==> flow/design.v <==
module biriq_alu #(
    parameter C_HAS_ZBA_EXTENSION   = 1,
    parameter C_HAS_ZBB_EXTENSION   = 1,
    parameter C_HAS_ZBS_EXTENSION   = 1,
    parameter C_HAS_CZERO_EXTENSION = 1
) (
    input  wire logic [31:0] a_i,
    input  wire logic [31:0] b_i,
    input  wire logic [ 6:0] op_i,
    output wire logic [31:0] result_o,
    output wire logic [31:0] adder_result_o,
    output wire logic        mts_o,
    output wire logic        mtu_o,
    output wire logic        eq_o
);
  wire [31:0] adder_result;
  wire [31:0] shifter_result;
  wire [31:0] gates_result;
  wire [31:0] branch_result;
  biriq_adder #(
      .C_HAS_ZBA_EXTENSION(C_HAS_ZBA_EXTENSION),
      .C_HAS_ZBB_EXTENSION(C_HAS_ZBB_EXTENSION)
  ) adder_inst (
      .a_i (a_i),
      .b_i (b_i),
      .op_i(op_i[3:0]),
      .c_o (adder_result)
  );
  biriq_shifter #(
      .C_HAS_ZBB_EXTENSION(C_HAS_ZBB_EXTENSION),
      .C_HAS_ZBS_EXTENSION(C_HAS_ZBS_EXTENSION)
  ) shifter_inst (
      .a_i (a_i),
      .b_i (b_i),
      .op_i(op_i[4:0]),
      .c_o (shifter_result)
  );
  biriq_branch #(
      .C_HAS_ZBB_EXTENSION  (C_HAS_ZBB_EXTENSION),
      .C_HAS_CZERO_EXTENSION(C_HAS_CZERO_EXTENSION)
  ) branch_inst (
      .a_i  (a_i),
      .b_i  (b_i),
      .op_i (op_i[2:0]),
      .mts_o(mts_o),
      .mtu_o(mtu_o),
      .eq_o (eq_o),
      .c_o  (branch_result)
  );
  biriq_gates #(
      .C_HAS_ZBB_EXTENSION(C_HAS_ZBB_EXTENSION)
  ) gates_inst (
      .a_i (a_i),
      .b_i (b_i),
      .op_i(op_i[3:0]),
      .c_o (gates_result)
  );
  assign result_o = op_i[6:5] == 2'b00 ? adder_result :
                  op_i[6:5] == 2'b01 ? shifter_result :
                  op_i[6:5] == 2'b10 ? branch_result : 
                  gates_result;
  assign adder_result_o = adder_result;
endmodule
module biriq_adder #(
    parameter C_HAS_ZBA_EXTENSION = 0,
    parameter C_HAS_ZBB_EXTENSION = 0
) (
    input  wire logic [31:0] a_i,    
    input  wire logic [31:0] b_i,    
    /*verilator lint_off UNUSED*/
    input  wire logic [ 3:0] op_i,   
    /*verilator lint_on UNUSED*/
    output wire logic [31:0] c_o     
);
  wire [31:0] add_res;   
  /*verilator lint_off UNUSED*/
  wire [31:0] ext_res;   
  /*verilator lint_on UNUSED*/
  wire [31:0] sh_res;   
  generate
    if (C_HAS_ZBB_EXTENSION) begin : g_zbb
      assign ext_res = op_i[1:0] == 2'b00 ? {{24{a_i[7]}}, a_i[7:0]} : op_i[1:0] == 2'b01 ? {{16{a_i[15]}}, a_i[15:0]} : op_i[1:0] == 2'b10 ? {16'h0000, a_i[15:0]} : 32'h00000000;
    end else begin : g_nzbb
      assign ext_res = 32'd0;
    end
  endgenerate
  generate
    if (C_HAS_ZBA_EXTENSION) begin : g_zba
      assign sh_res = a_i << op_i[1:0];
    end else begin : g_nzba
      assign sh_res = a_i;
    end
  endgenerate
  assign add_res = op_i[2] ? sh_res - b_i : sh_res + b_i;
  generate
    if (C_HAS_ZBB_EXTENSION) begin : g_zbb_res
      assign c_o = op_i[3] == 1'b0 ? add_res : ext_res;
    end else begin : g_nzbb_res
      assign c_o = add_res;
    end
  endgenerate
endmodule
module biriq_branch #(
    parameter C_HAS_ZBB_EXTENSION   = 1,
    parameter C_HAS_CZERO_EXTENSION = 1
) (
    input  wire [31:0] a_i,     
    input  wire [31:0] b_i,     
    input  wire [ 2:0] op_i,    
    output wire        mts_o,
    output wire        mtu_o,
    output wire        eq_o,
    output wire [31:0] c_o      
);
  wire [31:0] operand_2;
  wire eq;
  wire gt_30;
  logic mts;
  logic mtu;
  wire mt;
  wire slt;
  generate
    if (C_HAS_CZERO_EXTENSION) begin : g_czero
      assign operand_2 = &op_i[2:1] ? 32'd0 : b_i;
    end else begin : g_nczero
      assign operand_2 = b_i;
    end
  endgenerate
  always_comb begin
    case ({
      a_i[31], b_i[31], gt_30
    })
      3'b000: begin
        mts = 0;
        mtu = 0;
      end
      3'b001: begin
        mts = 1;
        mtu = 1;
      end
      3'b010: begin
        mts = 1;
        mtu = 0;
      end
      3'b011: begin
        mts = 1;
        mtu = 0;
      end
      3'b100: begin
        mts = 0;
        mtu = 1;
      end
      3'b101: begin
        mts = 0;
        mtu = 1;
      end
      3'b110: begin
        mts = 0;
        mtu = 0;
      end
      3'b111: begin
        mts = 1;
        mtu = 1;
      end
    endcase
  end
  assign mt = op_i[2] ? mts : mtu;
  assign eq = a_i == operand_2;
  assign gt_30 = a_i[30:0] > b_i[30:0];
  assign slt = {op_i[1:0]} == 2'b10 ? {!(mts | eq)} : {!(mtu | eq)};
  generate
    if (C_HAS_ZBB_EXTENSION && C_HAS_CZERO_EXTENSION) begin : g_zbb_and_czero
      assign c_o = {op_i[2:1]}==2'b11 ? op_i[0]^eq ? a_i : 0 : {op_i[1:0]} == 2'b00 ? mt ? a_i : operand_2 : {op_i[1:0]} == 2'b01 ? !mt ? a_i : operand_2 : {31'd0, slt};
    end else if (C_HAS_ZBB_EXTENSION && !C_HAS_CZERO_EXTENSION) begin : g_zbb_and_nczero
      assign c_o = {op_i[1:0]} == 2'b00 ? mt ? a_i : operand_2 : {op_i[1:0]} == 2'b01 ? !mt ? a_i : operand_2 : {31'd0, slt};
    end else if (!C_HAS_ZBB_EXTENSION && C_HAS_CZERO_EXTENSION) begin : g_nzbb_and_czero
      assign c_o = {op_i[2:1]} == 2'b11 ? op_i[0] ^ eq ? a_i : 0 : {31'd0, slt};
    end else begin : g_nzbb_and_nczero
      assign c_o = {31'd0, slt};
    end
  endgenerate
  assign mts_o = mts;
  assign mtu_o = mtu;
  assign eq_o  = eq;
endmodule
module biriq_gates #(
    parameter C_HAS_ZBB_EXTENSION = 0
) (
    input  wire logic [31:0] a_i,    
    /*verilator lint_off UNUSEDSIGNAL*/
    input  wire logic [31:0] b_i,    
    input  wire logic [ 3:0] op_i,   
    output wire logic [31:0] c_o     
);
  logic [31:0] logic_gate_res;   
  wire  [31:0] operand_2;   
  wire  [31:0] ct_operand;   
  logic [ 5:0] res;   
  wire  [31:0] byte_rev_res;   
  logic [31:0] bitmanip_res;   
  wire [3:0] res_0, res_1, res_2, res_3;
  wire [4:0] res_0_1, res_1_1;
  logic [5:0] cpop_result;
  /*verilator lint_on UNUSEDSIGNAL*/
  assign operand_2 = op_i[2] ? ~b_i : b_i;
  generate
    if (C_HAS_ZBB_EXTENSION) begin : g_zbb
      always_comb begin
        case (op_i[1:0])
          2'b00: logic_gate_res = a_i & operand_2;
          2'b01: logic_gate_res = a_i | operand_2;
          2'b10: logic_gate_res = a_i ^ operand_2;
          2'b11:
          logic_gate_res = {
            {8{|a_i[31:24]}}, {8{|a_i[23:16]}}, {8{|a_i[15:8]}}, {8{|a_i[7:0]}}
          };   
        endcase
      end
    end else begin : g_nzbb
      always_comb begin
        case (op_i[1:0])
          2'b00: logic_gate_res = a_i & operand_2;
          2'b01: logic_gate_res = a_i | operand_2;
          2'b10: logic_gate_res = a_i ^ operand_2;
          2'b11: logic_gate_res = 'x;
        endcase
      end
    end
  endgenerate
  generate
    if (C_HAS_ZBB_EXTENSION) begin : g_zbb_logic
      for (genvar i = 0; i < 32; i++) begin : _clz
        assign ct_operand[i] = !op_i[2] ? a_i[i] : a_i[31-i];
      end
      always_comb begin
        casez (ct_operand)
          32'bzzzzzzzzzzzzzzzzzzzzzzzzzzzzzzz1: res = 0;
          32'bzzzzzzzzzzzzzzzzzzzzzzzzzzzzzz10: res = 1;
          32'bzzzzzzzzzzzzzzzzzzzzzzzzzzzzz100: res = 2;
          32'bzzzzzzzzzzzzzzzzzzzzzzzzzzzz1000: res = 3;
          32'bzzzzzzzzzzzzzzzzzzzzzzzzzzz10000: res = 4;
          32'bzzzzzzzzzzzzzzzzzzzzzzzzzz100000: res = 5;
          32'bzzzzzzzzzzzzzzzzzzzzzzzzz1000000: res = 6;
          32'bzzzzzzzzzzzzzzzzzzzzzzzz10000000: res = 7;
          32'bzzzzzzzzzzzzzzzzzzzzzzz100000000: res = 8;
          32'bzzzzzzzzzzzzzzzzzzzzzz1000000000: res = 9;
          32'bzzzzzzzzzzzzzzzzzzzzz10000000000: res = 10;
          32'bzzzzzzzzzzzzzzzzzzzz100000000000: res = 11;
          32'bzzzzzzzzzzzzzzzzzzz1000000000000: res = 12;
          32'bzzzzzzzzzzzzzzzzzz10000000000000: res = 13;
          32'bzzzzzzzzzzzzzzzzz100000000000000: res = 14;
          32'bzzzzzzzzzzzzzzzz1000000000000000: res = 15;
          32'bzzzzzzzzzzzzzzz10000000000000000: res = 16;
          32'bzzzzzzzzzzzzzz100000000000000000: res = 17;
          32'bzzzzzzzzzzzzz1000000000000000000: res = 18;
          32'bzzzzzzzzzzzz10000000000000000000: res = 19;
          32'bzzzzzzzzzzz100000000000000000000: res = 20;
          32'bzzzzzzzzzz1000000000000000000000: res = 21;
          32'bzzzzzzzzz10000000000000000000000: res = 22;
          32'bzzzzzzzz100000000000000000000000: res = 23;
          32'bzzzzzzz1000000000000000000000000: res = 24;
          32'bzzzzzz10000000000000000000000000: res = 25;
          32'bzzzzz100000000000000000000000000: res = 26;
          32'bzzzz1000000000000000000000000000: res = 27;
          32'bzzz10000000000000000000000000000: res = 28;
          32'bzz100000000000000000000000000000: res = 29;
          32'bz1000000000000000000000000000000: res = 30;
          32'b10000000000000000000000000000000: res = 31;
          default: res = 32;
        endcase
      end
      assign byte_rev_res = {a_i[7:0], a_i[15:8], a_i[23:16], a_i[31:24]};
      always_comb begin
        cpop_result = 0;
        for (integer i = 0; i < 32; i++) begin
          /*verilator lint_off WIDTHEXPAND*/
          cpop_result += a_i[i];
          /*verilator lint_on WIDTHEXPAND*/
        end
      end
      always_comb begin
        case (op_i[1:0])
          2'b00: bitmanip_res = {26'h0, res};
          2'b01: bitmanip_res = {26'h0, res};
          2'b10: bitmanip_res = byte_rev_res;
          2'b11: bitmanip_res = {26'h0, cpop_result};
        endcase
      end
      assign c_o = op_i[3] ? bitmanip_res : logic_gate_res;
    end else begin : g_nzbb_res
      assign c_o = logic_gate_res;
    end
  endgenerate
endmodule
/*verilator lint_on SELRANGE*/
module biriq_shifter #(
    parameter C_HAS_ZBB_EXTENSION = 0,
    parameter C_HAS_ZBS_EXTENSION = 0
) (
    input  wire [31:0] a_i,    
    /*verilator lint_off UNUSED*/
    input  wire [31:0] b_i,    
    input  wire [ 4:0] op_i,   
    /*verilator lint_on UNUSED*/
    output wire [31:0] c_o     
);
  wire [31:0] shift_res;
  wire [31:0] operand_1;
  wire [ 4:0] shamt;
  wire [31:0] shift_operand1, shift_stage1, shift_res_stage1, shift_stage2, shift_res_stage2, shift_stage3, shift_res_stage3, shift_stage4, shift_res_stage4, shift_stage5, shift_res_stage5;
  generate
    if (C_HAS_ZBS_EXTENSION) begin : g_one
      assign operand_1 = op_i[3] & !op_i[0] ? 32'b1 : a_i;
    end else begin : g_none
      assign operand_1 = a_i;
    end
  endgenerate
  assign shamt = b_i[4:0];
  for (genvar i = 0; i < 32; i++) begin : g_rev
    assign shift_operand1[i] = !op_i[0] ? operand_1[31-i] : operand_1[i];
  end
  generate
    if (C_HAS_ZBB_EXTENSION) begin : g_gen_shift_w_zbb
      assign shift_stage1[31] = op_i[1] & !op_i[3] ? shift_operand1[0] : (!op_i[3] & op_i[2]) ? a_i[31] : 1'b0;
      assign shift_stage1[30:0] = shift_operand1[31:1];
      assign shift_res_stage1 = shamt[0] ? shift_stage1 : shift_operand1;
      assign shift_stage2[31:30] = op_i[1] & !op_i[3] ? shift_res_stage1[1:0] :  (!op_i[3] & op_i[2]) ? {{2{a_i[31]}}} : 2'b00;
      assign shift_stage2[29:0] = shift_res_stage1[31:2];
      assign shift_res_stage2 = shamt[1] ? shift_stage2 : shift_res_stage1;
      assign shift_stage3[31:28] = op_i[1] & !op_i[3] ? shift_res_stage2[3:0] : (!op_i[3] & op_i[2]) ? {{4{a_i[31]}}} : 4'b00;
      assign shift_stage3[27:0] = shift_res_stage2[31:4];
      assign shift_res_stage3 = shamt[2] ? shift_stage3 : shift_res_stage2;
      assign shift_stage4[31:24] = op_i[1] & !op_i[3] ? shift_res_stage3[7:0] : (!op_i[3] & op_i[2]) ? {{8{a_i[31]}}} : 8'b00;
      assign shift_stage4[23:0] = shift_res_stage3[31:8];
      assign shift_res_stage4 = shamt[3] ? shift_stage4 : shift_res_stage3;
      assign shift_stage5[31:16] = op_i[1] & !op_i[3] ? shift_res_stage4[15:0] : (!op_i[3] & op_i[2]) ? {{16{a_i[31]}}} : 16'b00;
      assign shift_stage5[15:0] = shift_res_stage4[31:16];
      assign shift_res_stage5 = shamt[4] ? shift_stage5 : shift_res_stage4;
    end else begin : g_gen_shift_wo_zbb
      assign shift_stage1[31] = (!op_i[3] & op_i[2]) ? a_i[31] : 1'b0;
      assign shift_stage1[30:0] = shift_operand1[31:1];
      assign shift_res_stage1 = shamt[0] ? shift_stage1 : shift_operand1;
      assign shift_stage2[31:30] = (!op_i[3] & op_i[2]) ? {{2{a_i[31]}}} : 2'b00;
      assign shift_stage2[29:0] = shift_res_stage1[31:2];
      assign shift_res_stage2 = shamt[1] ? shift_stage2 : shift_res_stage1;
      assign shift_stage3[31:28] = (!op_i[3] & op_i[2]) ? {{4{a_i[31]}}} : 4'b00;
      assign shift_stage3[27:0] = shift_res_stage2[31:4];
      assign shift_res_stage3 = shamt[2] ? shift_stage3 : shift_res_stage2;
      assign shift_stage4[31:24] = (!op_i[3] & op_i[2]) ? {{8{a_i[31]}}} : 8'b00;
      assign shift_stage4[23:0] = shift_res_stage3[31:8];
      assign shift_res_stage4 = shamt[3] ? shift_stage4 : shift_res_stage3;
      assign shift_stage5[31:16] = (!op_i[3] & op_i[2]) ? {{16{a_i[31]}}} : 16'b00;
      assign shift_stage5[15:0] = shift_res_stage4[31:16];
      assign shift_res_stage5 = shamt[4] ? shift_stage5 : shift_res_stage4;
    end
  endgenerate
  for (genvar i = 0; i < 32; i++) begin : g_rev_b
    assign shift_res[i] = !op_i[0] ? shift_res_stage5[31-i] : shift_res_stage5[i];
  end
  generate
    if (C_HAS_ZBS_EXTENSION) begin : g_pg
      logic [31:0] postgate_res;
      always_comb begin
        case ({
          op_i[4], op_i[1]
        })
          2'b00: postgate_res = a_i & ~shift_res;
          2'b01: postgate_res = shift_res & 1;
          2'b10: postgate_res = a_i ^ shift_res;
          2'b11: postgate_res = a_i | shift_res;
        endcase
      end
      assign c_o = op_i[3] ? postgate_res : shift_res;
    end else begin : g_npg
      assign c_o = shift_res;
    end
  endgenerate
endmodule
module ixu_mul (
    input  wire [31:0] a,
    input  wire [31:0] b,
    input  wire [ 1:0] op,
    output wire [31:0] res
);
  wire [32:0] a1, b1;
  assign a1 = {op == 2'b11 ? 1'b0 : a[31], a[31:0]};
  assign b1 = {op[1] ? 1'b0 : b[31], b[31:0]};
  wire [65:0] result;
  assign result = $signed(a1) * $signed(b1);
  assign res = op == 2'b00 ? result[31:0] : result[63:32];
  /*verilator lint_off UNUSED*/
  wire unused;
  assign unused = |result[65:64];
  /*verilator lint_on UNUSED*/
endmodule
module ixu_div (
    input  wire         core_clock_i,   
    input  wire         core_flush_i,   
    input  wire         start,          
    input  wire         unsigned_i,
    input  wire         opcode_i,
    output logic        busy,           
    output logic        done,           
    output logic        valid,          
    output logic        dbz,            
    output logic        overflow,
    input  wire  [31:0] a_i,            
    input  wire  [31:0] b_i,            
    output logic [31:0] res
);
  logic [31:0] b1;   
  logic [31:0] quo, quo_next;   
  logic [32:0] acc, acc_next;   
  logic [$clog2(32)-1:0] i;   
  logic                  unsigned_r;
  logic                  sign;
  logic                  opcode;
  wire  [          31:0] a;
  wire  [          31:0] b;
  assign a = unsigned_i | ~a_i[31] ? a_i : ~a_i + 1'b1;
  assign b = unsigned_i | ~b_i[31] ? b_i : ~b_i + 1'b1;
  always_comb begin
    if (acc >= {1'b0, b1}) begin
      acc_next = acc - b1;
      {acc_next, quo_next} = {acc_next[31:0], quo, 1'b1};
    end else begin
      {acc_next, quo_next} = {acc, quo} << 1;
    end
  end
  wire [31:0] remainder = unsigned_r | ~sign ? acc_next[32:1] : ~acc_next[32:1] + 1'b1;
  wire [31:0] quotient = unsigned_r | ~sign ? quo_next : ~quo_next + 1'b1;
  always_ff @(posedge core_clock_i) begin
    if (core_flush_i) begin
      busy  <= 0;
      done  <= 0;
      valid <= 0;
      dbz   <= 0;
    end else if (start) begin
      valid  <= 0;
      i      <= 0;
      opcode <= opcode_i;
      if (b == 0) begin   
        busy     <= 0;
        done     <= 1;
        dbz      <= 1;
        overflow <= 0;
        res      <= opcode_i ? a_i : 32'hFFFFFFFF;
      end
      else if (a_i==32'h80000000 && b_i==32'hFFFFFFFF && !unsigned_i) begin  
        busy     <= 0;
        done     <= 1;
        dbz      <= 0;
        overflow <= 1;
        res      <= opcode_i ? 32'h00000000 : 32'h80000000;
      end else begin
        busy       <= 1;
        dbz        <= 0;
        overflow   <= 0;
        b1         <= b;
        unsigned_r <= unsigned_i;
        sign       <= opcode_i ? a_i[31] : a_i[31] ^ b_i[31];
        {acc, quo} <= {{32{1'b0}}, a, 1'b0};   
      end
    end else if (busy) begin
      if (i == 5'b11111) begin   
        busy  <= 0;
        done  <= 1;
        valid <= 1;
        res   <= opcode ? remainder : quotient;
      end else begin   
        i   <= i + 1;
        acc <= acc_next;
        quo <= quo_next;
      end
    end else begin
      done <= 1'b0;
    end
  end
endmodule
module ixu_mc_pipe (
    input  wire         core_clock_i,
    input  wire         core_flush_i,
    input  wire  [17:0] data_i,
    input  wire         valid_i,
    output logic        busy_o,
    output wire  [ 5:0] rs1_o,
    output wire  [ 5:0] rs2_o,
    input  wire  [31:0] rs1_data_i,
    input  wire  [31:0] rs2_data_i,
    output wire  [ 4:0] rob_o,
    input  wire  [ 6:0] opcode_i,
    input  wire  [ 6:0] ins_type,
    input  wire         imm_i,
    input  wire  [31:0] immediate_i,
    input  wire  [ 5:0] dest_i,
    output logic [ 5:0] wakeup_dest,
    output logic        wakeup_valid,
    output logic [ 5:0] l_wakeup_dest,
    output logic        l_wakeup_valid,
    output logic [ 5:0] ixu_mc_ex_dest,
    output logic [31:0] ixu_mc_ex_data,
    output logic        ixu_mc_ex_valid,
    output logic [ 5:0] ixu_mc_wb_dest,
    output logic [31:0] ixu_mc_wb_data,
    output logic        ixu_mc_wb_valid,
    output wire  [ 4:0] pmu_ins_id_o,
    output wire         pmu_ins_valid_o
);
  assign rob_o = data_i[4:0];
  assign rs1_o = data_i[11:6];
  assign rs2_o = data_i[17:12];
  typedef enum {
    IDLE,
    DIVISION
  } mc_pipe_state_t;
  mc_pipe_state_t        mc_pipe_state;
  reg             [31:0] a;
  reg             [31:0] b;
  reg             [ 6:0] opc;
  reg             [ 5:0] ex_dest;
  reg             [ 5:0] ex_rob;
  reg                    ex_valid;
  reg             [ 1:0] ex_type;
  reg                    ex_fwd;
  reg                    div_ex;
  wire            [31:0] ex_alu_result;
  wire            [31:0] ex_mul_result;
  wire            [31:0] ex_div_result;
  wire            [31:0] ex_adder_result;
  wire                   mts;
  wire                   mtu;
  wire                   eq;
  wire                   div_busy;
  wire                   div_done;
  wire                   div_dbz;
  wire                   div_overflow;
  wire                   div_valid;
  reg             [31:0] wb_data;
  reg             [ 5:0] wb_dest;
  reg             [ 5:0] wb_rob;
  reg                    wb_mul;
  reg             [31:0] wb_mul_data;
  reg                    wb_fwd;
  reg                    wb_valid;
  always_ff @(posedge core_clock_i) begin
    a   <= ins_type[3] ? 32'd0 : rs1_data_i;
    b   <= imm_i | ins_type[3] ? immediate_i : rs2_data_i;
    opc <= ins_type[3] ? 7'd0 : opcode_i;
  end
  always_ff @(posedge core_clock_i) {wb_dest, ex_dest} <= {ex_dest, dest_i};
  always_ff @(posedge core_clock_i) {wb_rob, ex_rob} <= {ex_rob, data_i[5:0]};
  always_ff @(posedge core_clock_i) wb_mul <= ex_type == 2'b01;
  always_ff @(posedge core_clock_i) wb_mul_data <= ex_mul_result;
  always_ff @(posedge core_clock_i)
    if (core_flush_i) {wb_valid, ex_valid} <= '0;
    else if (div_done) {wb_valid, ex_valid} <= {1'b0, 1'b1};
    else if (div_ex) {wb_valid, ex_valid} <= {1'b0, 1'b1};
    else if (!div_busy) {wb_valid, ex_valid} <= {ex_valid, valid_i};
  always_ff @(posedge core_clock_i) {ex_type} <= ins_type[6] ? 2'b10 : ins_type[5] ? 2'b01 : 2'b00;
  always_ff @(posedge core_clock_i)
    if (core_flush_i) {wb_fwd, ex_fwd} <= '0;
    else if (div_done) {wb_fwd, ex_fwd} <= {1'b0, 1'b1};
    else if (div_ex) {wb_fwd, ex_fwd} <= '0;
    else if (!div_busy) {wb_fwd, ex_fwd} <= {ex_fwd, (|ins_type[5:0]) & valid_i & (dest_i != '0)};
  always_ff @(posedge core_clock_i) wb_data <= ixu_mc_ex_data;
  always_comb begin
    case (mc_pipe_state)
      IDLE: busy_o = valid_i & ins_type[6];
      DIVISION: busy_o = !(div_done);
      default: busy_o = 0;
    endcase
  end
  always_ff @(posedge core_clock_i)
    if (core_flush_i) mc_pipe_state <= IDLE;
    else
      case (mc_pipe_state)
        IDLE: if (valid_i & ins_type[6]) mc_pipe_state <= DIVISION;
        DIVISION: if (div_done) mc_pipe_state <= IDLE;
      endcase
  always_ff @(posedge core_clock_i)
    if (core_flush_i) div_ex <= 1'b0;
    else
      case (mc_pipe_state)
        IDLE: if (valid_i & ins_type[6]) div_ex <= 1'b1;
        DIVISION: div_ex <= 1'b0;
      endcase
  assign ixu_mc_ex_dest = ex_dest;
  assign ixu_mc_ex_data = ex_type == 2'b00 ? ex_alu_result : ex_div_result;
  assign ixu_mc_ex_valid = ex_fwd;
  assign ixu_mc_wb_dest = wb_dest;
  assign ixu_mc_wb_data = wb_mul ? wb_mul_data : wb_data;
  assign ixu_mc_wb_valid = wb_fwd;
  assign wakeup_dest = dest_i;
  assign wakeup_valid = (valid_i & !busy_o & (|ins_type[4:0])) | div_done;
  assign l_wakeup_dest = ex_dest;
  assign l_wakeup_valid = ex_valid & (ex_type == 2'b01);
  assign pmu_ins_id_o = wb_rob[4:0];
  assign pmu_ins_valid_o = wb_valid;
  biriq_alu #(
      .C_HAS_ZBA_EXTENSION  (1'b0),
      .C_HAS_ZBB_EXTENSION  (1'b0),
      .C_HAS_ZBS_EXTENSION  (1'b0),
      .C_HAS_CZERO_EXTENSION(1'b0)
  ) biriq_alu_inst (
      .a_i(a),
      .b_i(b),
      .op_i(opc),
      .result_o(ex_alu_result),
      .adder_result_o(ex_adder_result),
      .mts_o(mts),
      .mtu_o(mtu),
      .eq_o(eq)
  );
  ixu_mul mul_inst (
      .a  (a),
      .b  (b),
      .op (opc[1:0]),
      .res(ex_mul_result)
  );
  ixu_div division_inst (
      .core_clock_i(core_clock_i),
      .core_flush_i(core_flush_i),
      .start(div_ex),
      .unsigned_i(opc[0]),
      .opcode_i(opc[1]),
      .busy(div_busy),
      .done(div_done),
      .valid(div_valid),
      .dbz(div_dbz),
      .overflow(div_overflow),
      .a_i(a),
      .b_i(b),
      .res(ex_div_result)
  );
  /*verilator lint_off UNUSED*/
  wire unused;
  assign unused = |ex_adder_result | mts | mtu | eq | div_dbz | div_overflow | div_valid | div_busy | wb_rob[5];
  /*verilator lint_on UNUSED*/
endmodule
* From RTL to reports: ixu_mc_pipe
Tool output for the design above before and after an edit, in the order of the flow. "unedited" refers to lines of the RTL above, "edited" to lines of the edited file. "change": "edited" minus "unedited" as printed here. "rel. change": 100 x difference / "unedited". A cell with - has no value.
Design: design top ixu_mc_pipe, clock input core_clock_i, library sky130hd, timing corner tt_025C_1v80

* Diff
Unified diff, file above to edited file. The edited RTL no longer does the same as the RTL above: the edit was made by script, with no optimisation intended.
begin of diff
@@ -551,5 +551,5 @@
   always_ff @(posedge core_clock_i) {wb_rob, ex_rob} <= {ex_rob, data_i[5:0]};
   always_ff @(posedge core_clock_i) wb_mul <= ex_type == 2'b01;
-  always_ff @(posedge core_clock_i) wb_mul_data <= ex_mul_result;
+  always_comb wb_mul_data = ex_mul_result;
   always_ff @(posedge core_clock_i)
     if (core_flush_i) {wb_valid, ex_valid} <= '0;
end of diff

* Elaborated design
Source: Yosys, flattened and elaborated, memories not mapped. Widths are those after wreduce. Registers that Yosys merges into a memory's read port (data or address) are not register bits. Print and check cells do not count. Equal cells are merged and count once. Memory sizes are those after Yosys's memory passes, which may raise the word count (mostly to a power of two), join words into wider ones and drop unused or constant bits.
Storage and ports:
- register bits after elaboration | unedited 336, edited 304, change -32, rel. change -9.52%
- bits in read-only memories | unedited 16, edited 16, change 0, rel. change 0.00%
- memories kept | unedited 1, edited 1, change 0, rel. change 0.00%
- input port bits | unedited 138, edited 138, change 0, rel. change 0.00%
- output and inout port bits | unedited 116, edited 116, change 0, rel. change 0.00%
- cells after elaboration | unedited 250, edited 249, change -1, rel. change -0.40%
Operators by class:
- add/sub/neg operators | unedited 8, edited 8, change 0, rel. change 0.00%
- multipliers | unedited 1, edited 1, change 0, rel. change 0.00%
- magnitude comparators | unedited 2, edited 2, change 0, rel. change 0.00%
- equal/unequal tests | unedited 19, edited 19, change 0, rel. change 0.00%
- mux-type cells | unedited 136, edited 136, change 0, rel. change 0.00%
- bitwise operators | unedited 28, edited 28, change 0, rel. change 0.00%
- reduce/logical cells | unedited 28, edited 28, change 0, rel. change 0.00%
Memories:
- shape (words x width / read and write ports) | unedited 8x2 r1 w0, edited 8x2 r1 w0
Unchanged operator kinds not shown: 50.

* Depth
Longest topological path by Yosys (ltp), each cell counted once; first at word level (registers and memories cut), then after technology mapping (sequential cells cut; the memories' decode and read muxes count).
Depth:
- depth after elaboration | unedited 12, edited 12, change 0, rel. change 0.00%
- ABC_AREA | unedited 0, edited 0
- gate-level depth with buffers | unedited 33, edited 35, change +2, rel. change +6.06%

* Netlist
The flow's flattened synthesis, as Yosys stat reports it; memories are mapped. The netlist is that of the ABC_AREA named above (0 if unset); the other value can give another one.
Cells by type:
- sky130_fd_sc_hd__nor2_1 | unedited 667, edited 720, change +53, rel. change +7.95%
- sky130_fd_sc_hd__mux2_2 | unedited 79, edited 42, change -37, rel. change -46.84%
- sky130_fd_sc_hd__dfxtp_1 | unedited 168, edited 136, change -32, rel. change -19.05%
- sky130_fd_sc_hd__o21ai_0 | unedited 272, edited 255, change -17, rel. change -6.25%
- sky130_fd_sc_hd__nor3_1 | unedited 71, edited 88, change +17, rel. change +23.94%
- sky130_fd_sc_hd__xor2_1 | unedited 98, edited 82, change -16, rel. change -16.33%
- sky130_fd_sc_hd__inv_1 | unedited 1276, edited 1290, change +14, rel. change +1.10%
- sky130_fd_sc_hd__nand3_1 | unedited 81, edited 94, change +13, rel. change +16.05%
- sky130_fd_sc_hd__o31ai_1 | unedited 34, edited 21, change -13, rel. change -38.24%
- sky130_fd_sc_hd__and3_1 | unedited 30, edited 18, change -12, rel. change -40.00%
- sky130_fd_sc_hd__a22oi_1 | unedited 18, edited 26, change +8, rel. change +44.44%
- sky130_fd_sc_hd__o21bai_1 | unedited 13, edited 21, change +8, rel. change +61.54%
- sky130_fd_sc_hd__o311ai_0 | unedited 5, edited 13, change +8, rel. change +160.00%
- sky130_fd_sc_hd__xnor2_1 | unedited 179, edited 186, change +7, rel. change +3.91%
- sky130_fd_sc_hd__a21o_1 | unedited 69, edited 62, change -7, rel. change -10.14%
- sky130_fd_sc_hd__nand2b_1 | unedited 48, edited 55, change +7, rel. change +14.58%
- sky130_fd_sc_hd__nor4_1 | unedited 34, edited 27, change -7, rel. change -20.59%
- sky130_fd_sc_hd__o221ai_1 | unedited 10, edited 17, change +7, rel. change +70.00%
Unchanged cell types not shown: 11. Not every row of either side is listed.
Mapped netlist:
- cell count | unedited 7149, edited 7159, change +10, rel. change +0.14%
- mapped area (mm^2) | unedited 0.0614414, edited 0.060762, change -0.0006794, rel. change -1.11%
- sequential part of the area (mm^2) | unedited 0.0074772, edited 0.0068366, change -0.0006406, rel. change -8.57%
- flip-flops | unedited 305, edited 273, change -32, rel. change -10.49%
The figures by module come from a second, unflattened synthesis with its own total; it is not the netlist above.
Second synthesis, totals:
- cells (unflattened synthesis) | unedited 7327, edited 7303, change -24, rel. change -0.33%
- area (unflattened synthesis) (mm^2) | unedited 0.0650011, edited 0.0643304, change -0.0006707, rel. change -1.03%
Rows give one instance, submodules left out.
By module, unedited:
- ixu_mul | instances 1, cells 4232, area 0.0382567 mm^2
- ixu_div | instances 1, cells 1394, area 0.0117613 mm^2
- ixu_mc_pipe | instances 1, cells 380, area 0.0051962 mm^2
- biriq_shifter #(C_HAS_ZBB_EXTENSION=0, C_HAS_ZBS_EXTENSION=0) | instances 1, cells 460, area 0.0031893 mm^2
- biriq_adder #(C_HAS_ZBA_EXTENSION=0, C_HAS_ZBB_EXTENSION=0) | instances 1, cells 356, area 0.0023986 mm^2
- biriq_gates #(C_HAS_ZBB_EXTENSION=0) | instances 1, cells 309, area 0.0022334 mm^2
- biriq_branch #(C_HAS_ZBB_EXTENSION=0, C_HAS_CZERO_EXTENSION=0) | instances 1, cells 157, area 0.0011511 mm^2
- biriq_alu | instances 1, cells 39, area 0.0008145 mm^2
By module, edited:
- ixu_mul | instances 1, cells 4240, area 0.0382267 mm^2
- ixu_div | instances 1, cells 1394, area 0.0117613 mm^2
- ixu_mc_pipe | instances 1, cells 348, area 0.0045556 mm^2
- biriq_shifter #(C_HAS_ZBB_EXTENSION=0, C_HAS_ZBS_EXTENSION=0) | instances 1, cells 460, area 0.0031893 mm^2
- biriq_adder #(C_HAS_ZBA_EXTENSION=0, C_HAS_ZBB_EXTENSION=0) | instances 1, cells 356, area 0.0023986 mm^2
- biriq_gates #(C_HAS_ZBB_EXTENSION=0) | instances 1, cells 309, area 0.0022334 mm^2
- biriq_branch #(C_HAS_ZBB_EXTENSION=0, C_HAS_CZERO_EXTENSION=0) | instances 1, cells 157, area 0.0011511 mm^2
- biriq_alu | instances 1, cells 39, area 0.0008145 mm^2

* Path before layout
OpenSTA on the mapped netlist: ideal clock, no wires. The path of least setup slack (recovery checks aside). Input and output delay are each 20% of the period. Register names are those of the netlist, which keeps one name where synthesis merged equal registers.
Timing path post-synthesis:
- path type | unedited register to register, edited register to output
- start | unedited register b[0], edited register b[1]
- end | unedited register wb_mul_data[30], edited output ixu_mc_wb_data[29]
- clock period (ns) | unedited 9.0, edited 9.0, change 0.0, rel. change 0.00%
- external output delay (ns) | edited 1.800
- launch time at the first pin (ns) | unedited 0.000, edited 0.000, change 0.000
- data arrival time (ns) | unedited 8.690, edited 9.167, change +0.477, rel. change +5.49%
- required time (ns) | unedited 8.869, edited 7.200, change -1.669, rel. change -18.82%
- path slack (ns) | unedited 0.179, edited -1.967, change -2.146
- path delay (ns) | unedited 8.821, edited 9.167, change +0.346, rel. change +3.92%
- stages on the path | unedited 32, edited 32, change 0, rel. change 0.00%
- buffers on the path | unedited 3, edited 5, change +2, rel. change +66.67%
- synthesis period reached (ns) | unedited 8.821, edited 10.967, change +2.146, rel. change +24.33%
"path delay" is the arrival time less input delay plus setup time. At an output port there is no setup time. "stages on the path": output pins that drive a net of the path, with the launching flip-flop's if there is one; two outputs of one cell count as two. "synthesis period reached" = period - worst setup slack (recovery checks aside). The figure is calculated, with input and output delays left at 20% of the set period. The rows between start and end are the longest chain of elaborated cells between them; the timing report does not say that the signal goes this way. Where chains are equally long, one stands for them. A line is the first line of the expression or statement that the cell stems from. Yosys adds cells for indexed reads and writes and turns some case tables into memories.
Between the ends, post-synthesis, unedited: cell sequence sky130_fd_sc_hd__dfxtp_1 > sky130_fd_sc_hd__clkbuf_1 > sky130_fd_sc_hd__clkbuf_1 > sky130_fd_sc_hd__clkbuf_1 > sky130_fd_sc_hd__nand2_1 > sky130_fd_sc_hd__inv_1 > sky130_fd_sc_hd__fa_1 > sky130_fd_sc_hd__inv_1 > sky130_fd_sc_hd__fa_1 > sky130_fd_sc_hd__inv_1 > sky130_fd_sc_hd__fa_1 > sky130_fd_sc_hd__inv_1 > sky130_fd_sc_hd__fa_1 > sky130_fd_sc_hd__inv_1 > sky130_fd_sc_hd__fa_1 > sky130_fd_sc_hd__fa_1 > sky130_fd_sc_hd__fa_1 > sky130_fd_sc_hd__inv_1 > sky130_fd_sc_hd__fa_1 > sky130_fd_sc_hd__inv_1 > sky130_fd_sc_hd__ha_1 > sky130_fd_sc_hd__inv_1 > sky130_fd_sc_hd__o21bai_1 > sky130_fd_sc_hd__a21o_1 > sky130_fd_sc_hd__a21oi_1 > sky130_fd_sc_hd__o21ai_0 > sky130_fd_sc_hd__or3_1 > sky130_fd_sc_hd__o211ai_1 > sky130_fd_sc_hd__a211oi_1 > sky130_fd_sc_hd__a211oi_1 > sky130_fd_sc_hd__xor2_1 > sky130_fd_sc_hd__o21ai_0, cells in the longest elaborated chain 2, elaborated cells on any way between the ends 2, source lines of those cells 2, classes of those cells mul (1); mux (1)
Ends and longest elaborated chain, post-synthesis, unedited:
- start: declaration | line 518 | reg             [31:0] b;
- start: assignment | line 547 | b   <= imm_i | ins_type[3] ? immediate_i : rs2_data_i;
- multiplier 33 x 33 -> 64 bit | line 389 | assign result = $signed(a1) * $signed(b1);
- two-way mux 32 bit | line 390 | assign res = op == 2'b00 ? result[31:0] : result[63:32];
- end: assignment | line 553 | always_ff @(posedge core_clock_i) wb_mul_data <= ex_mul_result;
- end: declaration | line 542 | reg             [31:0] wb_mul_data;
Between the ends, post-synthesis, edited: cell sequence sky130_fd_sc_hd__dfxtp_1 > sky130_fd_sc_hd__clkbuf_1 > sky130_fd_sc_hd__clkinv_1 > sky130_fd_sc_hd__buf_1 > sky130_fd_sc_hd__clkbuf_1 > sky130_fd_sc_hd__buf_1 > sky130_fd_sc_hd__nor3_1 > sky130_fd_sc_hd__fa_1 > sky130_fd_sc_hd__inv_1 > sky130_fd_sc_hd__fa_1 > sky130_fd_sc_hd__inv_1 > sky130_fd_sc_hd__fa_1 > sky130_fd_sc_hd__inv_1 > sky130_fd_sc_hd__fa_1 > sky130_fd_sc_hd__inv_1 > sky130_fd_sc_hd__fa_1 > sky130_fd_sc_hd__fa_1 > sky130_fd_sc_hd__fa_1 > sky130_fd_sc_hd__inv_1 > sky130_fd_sc_hd__fa_1 > sky130_fd_sc_hd__inv_1 > sky130_fd_sc_hd__ha_1 > sky130_fd_sc_hd__clkbuf_1 > sky130_fd_sc_hd__a21o_1 > sky130_fd_sc_hd__a21o_1 > sky130_fd_sc_hd__a21o_1 > sky130_fd_sc_hd__and3_1 > sky130_fd_sc_hd__a21oi_1 > sky130_fd_sc_hd__o21ai_0 > sky130_fd_sc_hd__o31a_1 > sky130_fd_sc_hd__and3_1 > sky130_fd_sc_hd__o32a_1, cells in the longest elaborated chain 3, elaborated cells on any way between the ends 3, source lines of those cells 3, classes of those cells mul (1); mux (2)
Ends and longest elaborated chain, post-synthesis, edited:
- start: declaration | line 518 | reg             [31:0] b;
- start: assignment | line 547 | b   <= imm_i | ins_type[3] ? immediate_i : rs2_data_i;
- multiplier 33 x 33 -> 64 bit | line 389 | assign result = $signed(a1) * $signed(b1);
- two-way mux 32 bit | line 390 | assign res = op == 2'b00 ? result[31:0] : result[63:32];
- two-way mux 32 bit | line 591 | assign ixu_mc_wb_data = wb_mul ? wb_mul_data : wb_data;
- end: declaration | line 504 | output logic [31:0] ixu_mc_wb_data,

* Timing after layout
From the final timing report of the runs of set A: the path of least setup slack in the routed layout; clock arrival at registers is part of the times.
Timing path after layout:
- path type | unedited register to register, edited register to output
- start | unedited register b[13], edited register opc[1]
- end | unedited register wb_mul_data[21], edited output ixu_mc_wb_data[18]
- clock period (ns) | unedited 9.0, edited 9.0, change 0.0, rel. change 0.00%
- external output delay (ns) | edited 1.80
- launch time at the first pin (ns) | unedited 0.64, edited 0.60, change -0.04, rel. change -6.25%
- data arrival time (ns) | unedited 9.08, edited 8.67, change -0.41, rel. change -4.52%
- required time (ns) | unedited 9.58, edited 7.20, change -2.38, rel. change -24.84%
- path slack (ns) | unedited 0.50, edited -1.47, change -1.97
- stages on the path | unedited 32, edited 32, change 0, rel. change 0.00%
- buffers on the path | unedited 7, edited 6, change -1, rel. change -14.29%
The rows between start and end are the longest chain of elaborated cells between them; the timing report does not say that the signal goes this way. Where chains are equally long, one stands for them.
Between the ends, after layout, unedited: cell sequence sky130_fd_sc_hd__dfxtp_2 > sky130_fd_sc_hd__clkinvlp_4 > sky130_fd_sc_hd__nor3_4 > sky130_fd_sc_hd__buf_4 > sky130_fd_sc_hd__inv_1 > sky130_fd_sc_hd__fa_1 > sky130_fd_sc_hd__fa_1 > sky130_fd_sc_hd__buf_4 > sky130_fd_sc_hd__fa_1 > sky130_fd_sc_hd__inv_1 > sky130_fd_sc_hd__fa_1 > sky130_fd_sc_hd__fa_1 > sky130_fd_sc_hd__fa_1 > sky130_fd_sc_hd__inv_1 > sky130_fd_sc_hd__fa_1 > sky130_fd_sc_hd__fa_1 > sky130_fd_sc_hd__inv_1 > sky130_fd_sc_hd__ha_1 > sky130_fd_sc_hd__buf_4 > sky130_fd_sc_hd__and3_1 > sky130_fd_sc_hd__nand2_1 > sky130_fd_sc_hd__nor2_2 > sky130_fd_sc_hd__nand4bb_1 > sky130_fd_sc_hd__o32ai_1 > sky130_fd_sc_hd__buf_4 > sky130_fd_sc_hd__o31ai_2 > sky130_fd_sc_hd__buf_6 > sky130_fd_sc_hd__xnor2_2 > sky130_fd_sc_hd__nor2_1 > sky130_fd_sc_hd__buf_4 > sky130_fd_sc_hd__a21oi_1 > sky130_fd_sc_hd__buf_4, cells in the longest elaborated chain 2, elaborated cells on any way between the ends 2, source lines of those cells 2, classes of those cells mul (1); mux (1)
Ends and longest elaborated chain, after layout, unedited:
- start: declaration | line 518 | reg             [31:0] b;
- start: assignment | line 547 | b   <= imm_i | ins_type[3] ? immediate_i : rs2_data_i;
- multiplier 33 x 33 -> 64 bit | line 389 | assign result = $signed(a1) * $signed(b1);
- two-way mux 32 bit | line 390 | assign res = op == 2'b00 ? result[31:0] : result[63:32];
- end: assignment | line 553 | always_ff @(posedge core_clock_i) wb_mul_data <= ex_mul_result;
- end: declaration | line 542 | reg             [31:0] wb_mul_data;
Between the ends, after layout, edited: cell sequence sky130_fd_sc_hd__dfxtp_4 > sky130_fd_sc_hd__ha_4 > sky130_fd_sc_hd__buf_6 > sky130_fd_sc_hd__buf_6 > sky130_fd_sc_hd__nor3_4 > sky130_fd_sc_hd__fa_1 > sky130_fd_sc_hd__inv_2 > sky130_fd_sc_hd__fa_1 > sky130_fd_sc_hd__inv_2 > sky130_fd_sc_hd__fa_2 > sky130_fd_sc_hd__buf_12 > sky130_fd_sc_hd__buf_6 > sky130_fd_sc_hd__fa_1 > sky130_fd_sc_hd__fa_1 > sky130_fd_sc_hd__fa_2 > sky130_fd_sc_hd__fa_1 > sky130_fd_sc_hd__inv_2 > sky130_fd_sc_hd__fa_1 > sky130_fd_sc_hd__inv_2 > sky130_fd_sc_hd__ha_4 > sky130_fd_sc_hd__a21oi_2 > sky130_fd_sc_hd__nor2_1 > sky130_fd_sc_hd__a211oi_2 > sky130_fd_sc_hd__nand2_2 > sky130_fd_sc_hd__o211a_1 > sky130_fd_sc_hd__or3_4 > sky130_fd_sc_hd__xnor2_2 > sky130_fd_sc_hd__nor2_2 > sky130_fd_sc_hd__a21oi_1 > sky130_fd_sc_hd__buf_4 > sky130_fd_sc_hd__a21oi_2 > sky130_fd_sc_hd__buf_2, cells in the longest elaborated chain 5, elaborated cells on any way between the ends 7, classes of those cells mul (1); eq/ne (1); mux (4); reduce/logical (1)
Ends and longest elaborated chain, after layout, edited:
- start: declaration | line 519 | reg             [ 6:0] opc;
- start: assignment | line 548 | opc <= ins_type[3] ? 7'd0 : opcode_i;
- == test 2 bit | line 386 | assign a1 = {op == 2'b11 ? 1'b0 : a[31], a[31:0]};
- two-way mux 1 bit | line 386
- multiplier 33 x 33 -> 64 bit | line 389 | assign result = $signed(a1) * $signed(b1);
- two-way mux 32 bit | line 390 | assign res = op == 2'b00 ? result[31:0] : result[63:32];
- two-way mux 32 bit | line 591 | assign ixu_mc_wb_data = wb_mul ? wb_mul_data : wb_data;
- end: declaration | line 504 | output logic [31:0] ixu_mc_wb_data,

* Measured runs
Runs of the flow (Yosys, OpenROAD) on both versions; the two runs of a pair have the same settings. The constraints put input and output delay at 20% of the set period each and load the outputs with 0.01 pF.
Flow settings, set A: CORE_UTILIZATION 40, SETUP_SLACK_MARGIN 0.4, period_ns 9.0, CAP_MARGIN 20, CORE_MARGIN 2, SLEW_MARGIN 20
Final reports, set A:
- Yosys chip area after synthesis (mm^2) | unedited 0.0614414, edited 0.060762, change -0.0006794, rel. change -1.11%
- die footprint (mm^2) | unedited 0.156753, edited 0.155039, change -0.001714, rel. change -1.09%
- area of the standard cells in the finished layout (mm^2) | unedited 0.0696618, edited 0.0761555, change +0.0064937, rel. change +9.32%
- final utilization | unedited 0.458, edited 0.503, change +0.045
- worst setup slack after layout (ns) | unedited 0.500, edited -1.469, change -1.969
- total negative slack (ns) | unedited 0.000, edited -39.699, change -39.699
- post-route worst hold slack (ns) | unedited 0.326, edited 0.327, change +0.001
- clock period achieved (ns) | unedited 8.500, edited 10.469, change +1.969, rel. change +23.16%
Flow settings, set B: CAP_MARGIN 10, CORE_MARGIN 10, CORE_UTILIZATION 21, CTS_CLUSTER_DIAMETER 54, GPL_TIMING_DRIVEN 0, PLACE_DENSITY_LB_ADDON 0.2, period_ns 6.08, SLEW_MARGIN 20
Final reports, set B:
- Yosys chip area after synthesis (mm^2) | unedited 0.0614414, edited 0.060762, change -0.0006794, rel. change -1.11%
- die footprint (mm^2) | unedited 0.314614, edited 0.311258, change -0.003356, rel. change -1.07%
- area of the standard cells in the finished layout (mm^2) | unedited 0.0802169, edited 0.0812104, change +0.0009935, rel. change +1.24%
- final utilization | unedited 0.276, edited 0.282, change +0.006
- worst setup slack after layout (ns) | unedited -2.554, edited -4.302, change -1.748
- total negative slack (ns) | unedited -69.587, edited -135.097, change -65.510
- post-route worst hold slack (ns) | unedited 0.324, edited 0.324, change 0.000
- clock period achieved (ns) | unedited 8.634, edited 10.382, change +1.748, rel. change +20.25%
"clock period achieved" is the run's clock period less its worst setup slack. It is reckoned from that one timing run; input and output delays stay at 20% of the period that was set.
